==> flow/design.v <==
module band_scale(POT, audio, scaled, rst_n, clk);
input rst_n, clk;
input [11:0]POT;
input signed [15:0]audio;
output [15:0]scaled;
logic [23:0]potSq;
logic signed [12:0]signedPot; 
logic signed [28:0]FIRscaled; 
logic flagPos, flagNeg, upperZero, upperOnes;
logic [23:0] potSq_q1;
assign potSq = POT*POT;
always_ff @(posedge clk, negedge rst_n) begin
  if (!rst_n)
    potSq_q1 <= '0;
  else
    potSq_q1 <= potSq;
end
assign signedPot = {1'b0, potSq_q1[23:12]};
assign FIRscaled = signedPot * audio;
assign upperZero = !(FIRscaled[27] && FIRscaled[26] && FIRscaled[25]);
assign upperOnes = FIRscaled[27] || FIRscaled[26] || FIRscaled[25];
assign flagNeg = (FIRscaled[28] && upperZero);
assign flagPos = (!FIRscaled[28] && upperOnes);
assign scaled = flagNeg ? 16'h8000 :
		flagPos ? 16'h7FFF : 
		FIRscaled[25:10];
endmodule
module EQ_Engine(clk, rst_n, lft_lp_out, rght_lp_out, lft_b1_out, rght_b1_out, lft_b2_out, rght_b2_out, lft_b3_out, rght_b3_out, lft_hp_out, rght_hp_out, aud_out_lft, aud_out_rght, POT_LP, POT_B1, POT_B2, POT_B3, POT_HP, VOL_POT);
input clk, rst_n;
input [11:0] POT_LP, POT_B1, POT_B2, POT_B3, POT_HP, VOL_POT;
input signed [15:0] lft_lp_out, rght_lp_out, lft_b1_out, rght_b1_out, lft_b2_out, rght_b2_out, lft_b3_out, rght_b3_out, lft_hp_out, rght_hp_out;
output [15:0] aud_out_lft, aud_out_rght;
logic signed [15:0] scaled_lp_lft, scaled_b1_lft, scaled_b2_lft, scaled_b3_lft, scaled_hp_lft, scaled_lp_rght, scaled_b1_rght, scaled_b2_rght, scaled_b3_rght, scaled_hp_rght;
logic signed [15:0] scaled_lp_lft_ff, scaled_b1_lft_ff, scaled_b2_lft_ff, scaled_b3_lft_ff, scaled_hp_lft_ff, scaled_lp_rght_ff, scaled_b1_rght_ff, scaled_b2_rght_ff, scaled_b3_rght_ff, scaled_hp_rght_ff;
logic signed [15:0] band_scale_sum_lft_ff, band_scale_sum_rght_ff, band_scale_sum_rght, band_scale_sum_lft;
logic signed [28:0] aud_out_mult_lft, aud_out_mult_rght;
band_scale bsleftlp(.POT(POT_LP), .audio(lft_lp_out), .scaled(scaled_lp_lft_ff), .clk(clk), .rst_n(rst_n));
band_scale bsleftb1(.POT(POT_B1), .audio(lft_b1_out), .scaled(scaled_b1_lft_ff), .clk(clk), .rst_n(rst_n));
band_scale bsleftb2(.POT(POT_B2), .audio(lft_b2_out), .scaled(scaled_b2_lft_ff), .clk(clk), .rst_n(rst_n));
band_scale bsleftb3(.POT(POT_B3), .audio(lft_b3_out), .scaled(scaled_b3_lft_ff), .clk(clk), .rst_n(rst_n));
band_scale bslefthp(.POT(POT_HP), .audio(lft_hp_out), .scaled(scaled_hp_lft_ff), .clk(clk), .rst_n(rst_n));
assign band_scale_sum_lft_ff = (scaled_lp_lft + scaled_b1_lft + scaled_b2_lft + scaled_b3_lft + scaled_hp_lft);
assign aud_out_mult_lft = (band_scale_sum_lft * $signed({1'b0, VOL_POT}));
assign aud_out_lft = aud_out_mult_lft [27:12];
band_scale bsrightlp(.POT(POT_LP), .audio(rght_lp_out), .scaled(scaled_lp_rght_ff), .clk(clk), .rst_n(rst_n));
band_scale bsrightb1(.POT(POT_B1), .audio(rght_b1_out), .scaled(scaled_b1_rght_ff), .clk(clk), .rst_n(rst_n));
band_scale bsrightb2(.POT(POT_B2), .audio(rght_b2_out), .scaled(scaled_b2_rght_ff), .clk(clk), .rst_n(rst_n));
band_scale bsrightb3(.POT(POT_B3), .audio(rght_b3_out), .scaled(scaled_b3_rght_ff), .clk(clk), .rst_n(rst_n));
band_scale bsrighthp(.POT(POT_HP), .audio(rght_hp_out), .scaled(scaled_hp_rght_ff), .clk(clk), .rst_n(rst_n));
assign band_scale_sum_rght_ff = (scaled_lp_rght + scaled_b1_rght + scaled_b2_rght + scaled_b3_rght + scaled_hp_rght);
assign aud_out_mult_rght = (band_scale_sum_rght * $signed({1'b0, VOL_POT}));
assign aud_out_rght = aud_out_mult_rght [27:12];
always_ff @(posedge clk, negedge rst_n) begin
  if (!rst_n) begin
    scaled_lp_lft <= '0;
    scaled_b1_lft <= '0;
    scaled_b2_lft <= '0;
    scaled_b3_lft <= '0;
    scaled_hp_lft <= '0;
    scaled_lp_rght <= '0;
    scaled_b1_rght <= '0;
    scaled_b2_rght <= '0;
    scaled_b3_rght <= '0;
    scaled_hp_rght <= '0;
  end
  else begin
    scaled_lp_lft <= scaled_lp_lft_ff;
    scaled_b1_lft <= scaled_b1_lft_ff;
    scaled_b2_lft <= scaled_b2_lft_ff;
    scaled_b3_lft <= scaled_b3_lft_ff;
    scaled_hp_lft <= scaled_hp_lft_ff;
    scaled_lp_rght <= scaled_lp_rght_ff;
    scaled_b1_rght <= scaled_b1_rght_ff;
    scaled_b2_rght <= scaled_b2_rght_ff;
    scaled_b3_rght <= scaled_b3_rght_ff;
    scaled_hp_rght <= scaled_hp_rght_ff;
  end
end
always_ff @(posedge clk, negedge rst_n) begin
  if (!rst_n) begin
    band_scale_sum_lft <= '0;
    band_scale_sum_rght <= '0;
  end
  else begin
    band_scale_sum_lft <= band_scale_sum_lft_ff;
    band_scale_sum_rght <= band_scale_sum_rght_ff;
  end
end
endmodule
# Step by step through the tools: EQ_Engine
# What the tools print for EQ_Engine, step after step.
# Lines are those of the file above, counted from 1.
inputs:
  design: "EQ_Engine"
  clock: "clk"
  library: "sky130hd"
  lib_corner: "tt_025C_1v80"

# Word-level counts
# Source: Yosys, flattened and elaborated, memories not mapped. Widths are those after wreduce; folded enables and synchronous resets count as part of the registers. Registers that Yosys merges into a memory's read port (data or address) are not register bits. Print and check cells do not count. Equal cells are merged and count once.
word_totals:
  out_inout_bits: 32
  register_bits: 312
  wordCells: 142
  in_bits: 234
classes:
  n_mul: 17
  add_sub_neg: 8
  mux: 20
  reduce_and_logical: 80
ops:
  columns: ["operator", "n"]
  rows:
  - ["13-bit by 16-bit multiplier with 29-bit output", 10]
  - ["12-bit by 12-bit multiplier with 24-bit output", 5]
  - ["16-bit by 13-bit multiplier with 28-bit output", 2]
  - ["16-bit 2-to-1 mux", 20]
  - ["16-bit adder", 8]
  - ["1-bit logical AND", 40]
  - ["1-bit logical OR", 20]
  - ["1-bit logical NOT", 20]

# Logic depth
# Depth = most cells in a row (Yosys ltp): at word level without a register or memory, in the mapped netlist without a sequential cell, where the memories' decode and read muxes count.
logic_depth:
  depth_word: 6
  ABC_AREA: 0
  mapped_depth: 27

# Netlist
# Yosys stat after the flow's synthesis: flattened, memories mapped to cells. It holds for the ABC_AREA given above (unset counts as 0); a run with the other value may have another netlist.
# The area totals of this step are shown rounded.
synth_totals:
  cell_count: 12052
  seq_area_um2: 6310
  buffers: 481
  area_um2: 110000
  ffs: 252
by_type:
  columns: ["cell", "n", "area_total_um2"]
  rows:
  - ["sky130_fd_sc_hd__fa_1", 2591, 5.19E+04]
  - ["sky130_fd_sc_hd__ha_1", 1062, 1.33E+04]
  - ["sky130_fd_sc_hd__inv_1", 3311, 1.24E+04]
  - ["sky130_fd_sc_hd__and2_1", 1377, 8.61E+03]
  - ["sky130_fd_sc_hd__dfrtp_1", 252, 6.31E+03]
  - ["sky130_fd_sc_hd__nand2_1", 1308, 4.91E+03]
  - ["sky130_fd_sc_hd__xnor2_1", 262, 2.29E+03]
  - ["sky130_fd_sc_hd__clkbuf_1", 473, 1.78E+03]
  - ["sky130_fd_sc_hd__o21a_1", 145, 1.09E+03]
  - ["sky130_fd_sc_hd__a21oi_1", 212, 1.06E+03]
  - ["sky130_fd_sc_hd__nor2_1", 261, 979.69]
  - ["sky130_fd_sc_hd__xor2_1", 103, 902.115]
  - ["sky130_fd_sc_hd__o21ai_0", 98, 490.47]
  - ["sky130_fd_sc_hd__a21o_1", 61, 457.939]
  - ["sky130_fd_sc_hd__nor3_1", 74, 370.355]
  - ["sky130_fd_sc_hd__nor2b_1", 57, 356.592]
  - ["sky130_fd_sc_hd__nand2b_1", 32, 200.192]
  - ["sky130_fd_sc_hd__nand4_1", 31, 193.936]
# Not listed: further types 55, cells in them 342.
# By module: a second synthesis without flattening, with its own total; a netlist apart from the flattened one above.
hier_totals:
  hier_cells: 14599
  hier_area_um2: 134000
# Each row is one instance without its submodules.
by_module:
  columns: ["mod", "n_inst", "n_cells", "seq_area_um2", "area_um2"]
  rows:
  - ["band_scale", 10, 1261, 300, 11200]
  - ["EQ_Engine", 1, 1989, 4800, 21500]

# Path before layout
# OpenSTA on the mapped netlist: ideal clock, no wires. The path of least setup slack (recovery checks aside). Input and output delay are each 20% of the period. Register names are those of the netlist, which keeps one name where synthesis merged equal registers.
synth_path:
  path_kind: "input -> output"
  startpoint: "in VOL_POT[1]"
  endpoint: "out aud_out_rght[15]"
  tclk_ns: 12.0
  setup_slack_ns: 1.569
  input_delay_ns: 2.400
  path_delay_ns: 5.631
  arrival_time_ns: 8.031
  driving_pins: 22
  launch_ns: 2.400
  period_less_setup_slack_ns: 10.431
# "path_delay_ns" is the arrival time less input delay plus setup time.
# At an output port there is no setup time.
# "driving_pins" counts driving pins, that of a launching flip-flop among them; a cell with two outputs on the path counts twice.
# "period_less_setup_slack_ns" = period - worst setup slack (recovery checks aside). The figure is calculated, with input and output delays left at 20% of the set period.
# Between the ends stands the longest chain of elaborated cells between them, by number of cells; it is not shown to be the way that was timed. Of several equally long chains one is given.
# Each line given opens the expression or statement behind the cell; cells for indexed reads and writes are added by Yosys, which also makes memories of some case tables.
synth_via:
  cell_sequence: "sky130_fd_sc_hd__clkbuf_1 > sky130_fd_sc_hd__clkbuf_1 > sky130_fd_sc_hd__nand2_1 > sky130_fd_sc_hd__fa_1 > sky130_fd_sc_hd__inv_1 > sky130_fd_sc_hd__fa_1 > sky130_fd_sc_hd__fa_1 > sky130_fd_sc_hd__inv_1 > sky130_fd_sc_hd__fa_1 > sky130_fd_sc_hd__inv_1 > sky130_fd_sc_hd__fa_1 > sky130_fd_sc_hd__ha_1 > sky130_fd_sc_hd__nand4_1 > sky130_fd_sc_hd__a2111oi_0 > sky130_fd_sc_hd__nor3_1 > sky130_fd_sc_hd__or4_1 > sky130_fd_sc_hd__nand3_1 > sky130_fd_sc_hd__o41ai_1 > sky130_fd_sc_hd__o21ai_0 > sky130_fd_sc_hd__o21a_1 > sky130_fd_sc_hd__nor2_1 > sky130_fd_sc_hd__xnor2_1"
  elab_chain_len: 1
synth_rtl:
  columns: ["item", "line", "source"]
  rows:
  - ["start, declared", 30, "input [11:0] POT_LP, POT_B1, POT_B2, POT_B3, POT_HP, VOL_POT;"]
  - ["16-bit by 13-bit multiplier with 28-bit output", 51, "assign aud_out_mult_rght = (band_scale_sum_rght * $signed({1'b0, VOL_POT}));"]
  - ["end, declared", 32, "output [15:0] aud_out_lft, aud_out_rght;"]

# Worst path after layout
# From the final timing report of flow run B: the path of least setup slack in the routed layout; clock arrival at registers is part of the times.
layout_path:
  path_kind: "input -> output"
  startpoint: "in VOL_POT[4]"
  endpoint: "out aud_out_lft[13]"
  launch_ns: 2.30
  arrival_time_ns: 8.30
  tclk_ns: 11.5
  setup_slack_ns: 0.90
  driving_pins: 28
  input_delay_ns: 2.30
# Between the ends stands the longest chain of elaborated cells between them, by number of cells; it is not shown to be the way that was timed. Of several equally long chains one is given.
layout_via:
  cell_sequence: "sky130_fd_sc_hd__clkdlybuf4s50_1 > sky130_fd_sc_hd__buf_6 > sky130_fd_sc_hd__buf_4 > sky130_fd_sc_hd__buf_12 > sky130_fd_sc_hd__nand2_1 > sky130_fd_sc_hd__fa_1 > sky130_fd_sc_hd__inv_1 > sky130_fd_sc_hd__ha_1 > sky130_fd_sc_hd__fa_1 > sky130_fd_sc_hd__inv_1 > sky130_fd_sc_hd__fa_1 > sky130_fd_sc_hd__fa_1 > sky130_fd_sc_hd__inv_1 > sky130_fd_sc_hd__ha_1 > sky130_fd_sc_hd__a21o_1 > sky130_fd_sc_hd__a21o_1 > sky130_fd_sc_hd__a21oi_2 > sky130_fd_sc_hd__o211ai_1 > sky130_fd_sc_hd__a31oi_1 > sky130_fd_sc_hd__buf_4 > sky130_fd_sc_hd__nor2_4 > sky130_fd_sc_hd__o2111ai_4 > sky130_fd_sc_hd__a31oi_4 > sky130_fd_sc_hd__buf_4 > sky130_fd_sc_hd__a21oi_2 > sky130_fd_sc_hd__o21ai_0 > sky130_fd_sc_hd__and2_1 > sky130_fd_sc_hd__dlygate4sd2_1"
  elab_chain_len: 1
layout_rtl:
  columns: ["item", "line", "source"]
  rows:
  - ["start, declared", 30, "input [11:0] POT_LP, POT_B1, POT_B2, POT_B3, POT_HP, VOL_POT;"]
  - ["16-bit by 13-bit multiplier with 28-bit output", 43, "assign aud_out_mult_lft = (band_scale_sum_lft * $signed({1'b0, VOL_POT}));"]
  - ["end, declared", 32, "output [15:0] aud_out_lft, aud_out_rght;"]

Lab notebook: EQ_Engine

Settings and measured results of 4 stored flow runs for module EQ_Engine (sky130hd), not sorted in any way. The constraints put input and output delay at 20% of the set period each and load the outputs with 0.01 pF.
"achieved_clock_period_ns" means the clock period less the worst setup slack. The figure is calculated, with input and output delays left at 20% of the set period.
Values from the reports are rounded here.

--- flow run A ---
==> flow/run.sh <==
#!/bin/bash
# the make line also repeats the synthesis and layout settings of config.mk as NAME=value (left out here)
make -C /OpenROAD-flow-scripts/flow DESIGN_CONFIG=/design/flow/config.mk WORK_HOME=/design/flow/orfs CLKGATE_MAP_FILE= finish
==> flow/config.mk <==
export PLATFORM = sky130hd
export DESIGN_NAME = EQ_Engine
export DESIGN_NICKNAME = EQ_Engine
export VERILOG_FILES = /design/flow/design.v
export SDC_FILE = /design/flow/constraint.sdc
export NUM_CORES = 4
export LEC_CHECK = 0
export CAP_MARGIN = 20
export CELL_PAD_IN_SITES_GLOBAL_PLACEMENT = 3
export CORE_MARGIN = 5
export CORE_UTILIZATION = 58
export CTS_CLUSTER_DIAMETER = 176
export GPL_ROUTABILITY_DRIVEN = 1
export GPL_TIMING_DRIVEN = 0
export MIN_ROUTING_LAYER = met2
export PLACE_DENSITY_LB_ADDON = 0.27
export SLEW_MARGIN = 20
export TNS_END_PERCENT = 45
==> flow/constraint.sdc <==
create_clock -name core_clock -period 6.66 [get_ports {clk}]
set_input_delay 1.3320 -clock core_clock [delete_from_list [all_inputs] [get_ports {clk}]]
set_output_delay 1.3320 -clock core_clock [all_outputs]
set_load 0.01 [all_outputs]

==> results, as YAML <==
outcome: "not finished: placement ended with error FLW-0024"

--- flow run B ---
==> flow/run.sh <==
#!/bin/bash
# the make line also repeats the synthesis and layout settings of config.mk as NAME=value (left out here)
make -C /OpenROAD-flow-scripts/flow DESIGN_CONFIG=/design/flow/config.mk WORK_HOME=/design/flow/orfs CLKGATE_MAP_FILE= finish
==> flow/config.mk <==
export PLATFORM = sky130hd
export DESIGN_NAME = EQ_Engine
export DESIGN_NICKNAME = EQ_Engine
export VERILOG_FILES = /design/flow/design.v
export SDC_FILE = /design/flow/constraint.sdc
export NUM_CORES = 4
export LEC_CHECK = 0
export CAP_MARGIN = 20
export CELL_PAD_IN_SITES_DETAIL_PLACEMENT = 1
export CELL_PAD_IN_SITES_GLOBAL_PLACEMENT = 2
export CORE_ASPECT_RATIO = 1.09
export CORE_MARGIN = 2
export CORE_UTILIZATION = 21
export CTS_CLUSTER_SIZE = 29
export GPL_TIMING_DRIVEN = 1
export HOLD_SLACK_MARGIN = 0.12
export MIN_ROUTING_LAYER = met1
export PLACE_DENSITY_LB_ADDON = 0.09
export SETUP_SLACK_MARGIN = 0.72
export SLEW_MARGIN = 35
==> flow/constraint.sdc <==
create_clock -name core_clock -period 11.5 [get_ports {clk}]
set_input_delay 2.3000 -clock core_clock [delete_from_list [all_inputs] [get_ports {clk}]]
set_output_delay 2.3000 -clock core_clock [all_outputs]
set_load 0.01 [all_outputs]

==> results, as YAML <==
results:
  holdWs_ns: 0.599
  synthArea_um2: 110000
  timing.setup.ws_ns: 0.896
  achieved_clock_period_ns: 10.604
  final_util_frac: 0.235
  die_footprint_um2: 530000

--- flow run C ---
==> flow/run.sh <==
#!/bin/bash
# the make line also repeats the synthesis and layout settings of config.mk as NAME=value (left out here)
make -C /OpenROAD-flow-scripts/flow DESIGN_CONFIG=/design/flow/config.mk WORK_HOME=/design/flow/orfs CLKGATE_MAP_FILE= finish
==> flow/config.mk <==
export PLATFORM = sky130hd
export DESIGN_NAME = EQ_Engine
export DESIGN_NICKNAME = EQ_Engine
export VERILOG_FILES = /design/flow/design.v
export SDC_FILE = /design/flow/constraint.sdc
export NUM_CORES = 4
export LEC_CHECK = 0
export CAP_MARGIN = 20
export CORE_MARGIN = 2
export CORE_UTILIZATION = 45
export PLACE_DENSITY = 0.6
export SLEW_MARGIN = 20
==> flow/constraint.sdc <==
create_clock -name core_clock -period 12.0 [get_ports {clk}]
set_input_delay 2.4000 -clock core_clock [delete_from_list [all_inputs] [get_ports {clk}]]
set_output_delay 2.4000 -clock core_clock [all_outputs]
set_load 0.01 [all_outputs]

==> results, as YAML <==
results:
  holdWs_ns: 0.631
  synthArea_um2: 110000
  timing.setup.ws_ns: 0.461
  achieved_clock_period_ns: 11.539
  final_util_frac: 0.48
  die_footprint_um2: 249000

--- flow run D ---
==> flow/run.sh <==
#!/bin/bash
# the make line also repeats the synthesis and layout settings of config.mk as NAME=value (left out here)
make -C /OpenROAD-flow-scripts/flow DESIGN_CONFIG=/design/flow/config.mk WORK_HOME=/design/flow/orfs CLKGATE_MAP_FILE= finish
==> flow/config.mk <==
export PLATFORM = sky130hd
export DESIGN_NAME = EQ_Engine
export DESIGN_NICKNAME = EQ_Engine
export VERILOG_FILES = /design/flow/design.v
export SDC_FILE = /design/flow/constraint.sdc
export NUM_CORES = 4
export LEC_CHECK = 0
export CAP_MARGIN = 20
export CELL_PAD_IN_SITES_DETAIL_PLACEMENT = 1
export CELL_PAD_IN_SITES_GLOBAL_PLACEMENT = 3
export CORE_ASPECT_RATIO = 0.99
export CORE_MARGIN = 2
export CORE_UTILIZATION = 45
export CTS_CLUSTER_DIAMETER = 212
export CTS_CLUSTER_SIZE = 26
export GPL_TIMING_DRIVEN = 0
export PLACE_DENSITY = 0.6
export SLEW_MARGIN = 30
==> flow/constraint.sdc <==
create_clock -name core_clock -period 14.9 [get_ports {clk}]
set_input_delay 2.9800 -clock core_clock [delete_from_list [all_inputs] [get_ports {clk}]]
set_output_delay 2.9800 -clock core_clock [all_outputs]
set_load 0.01 [all_outputs]

==> results, as YAML <==
results:
  holdWs_ns: 0.607
  synthArea_um2: 110000
  timing.setup.ws_ns: 0.590
  achieved_clock_period_ns: 14.310
  final_util_frac: 0.483
  die_footprint_um2: 249000
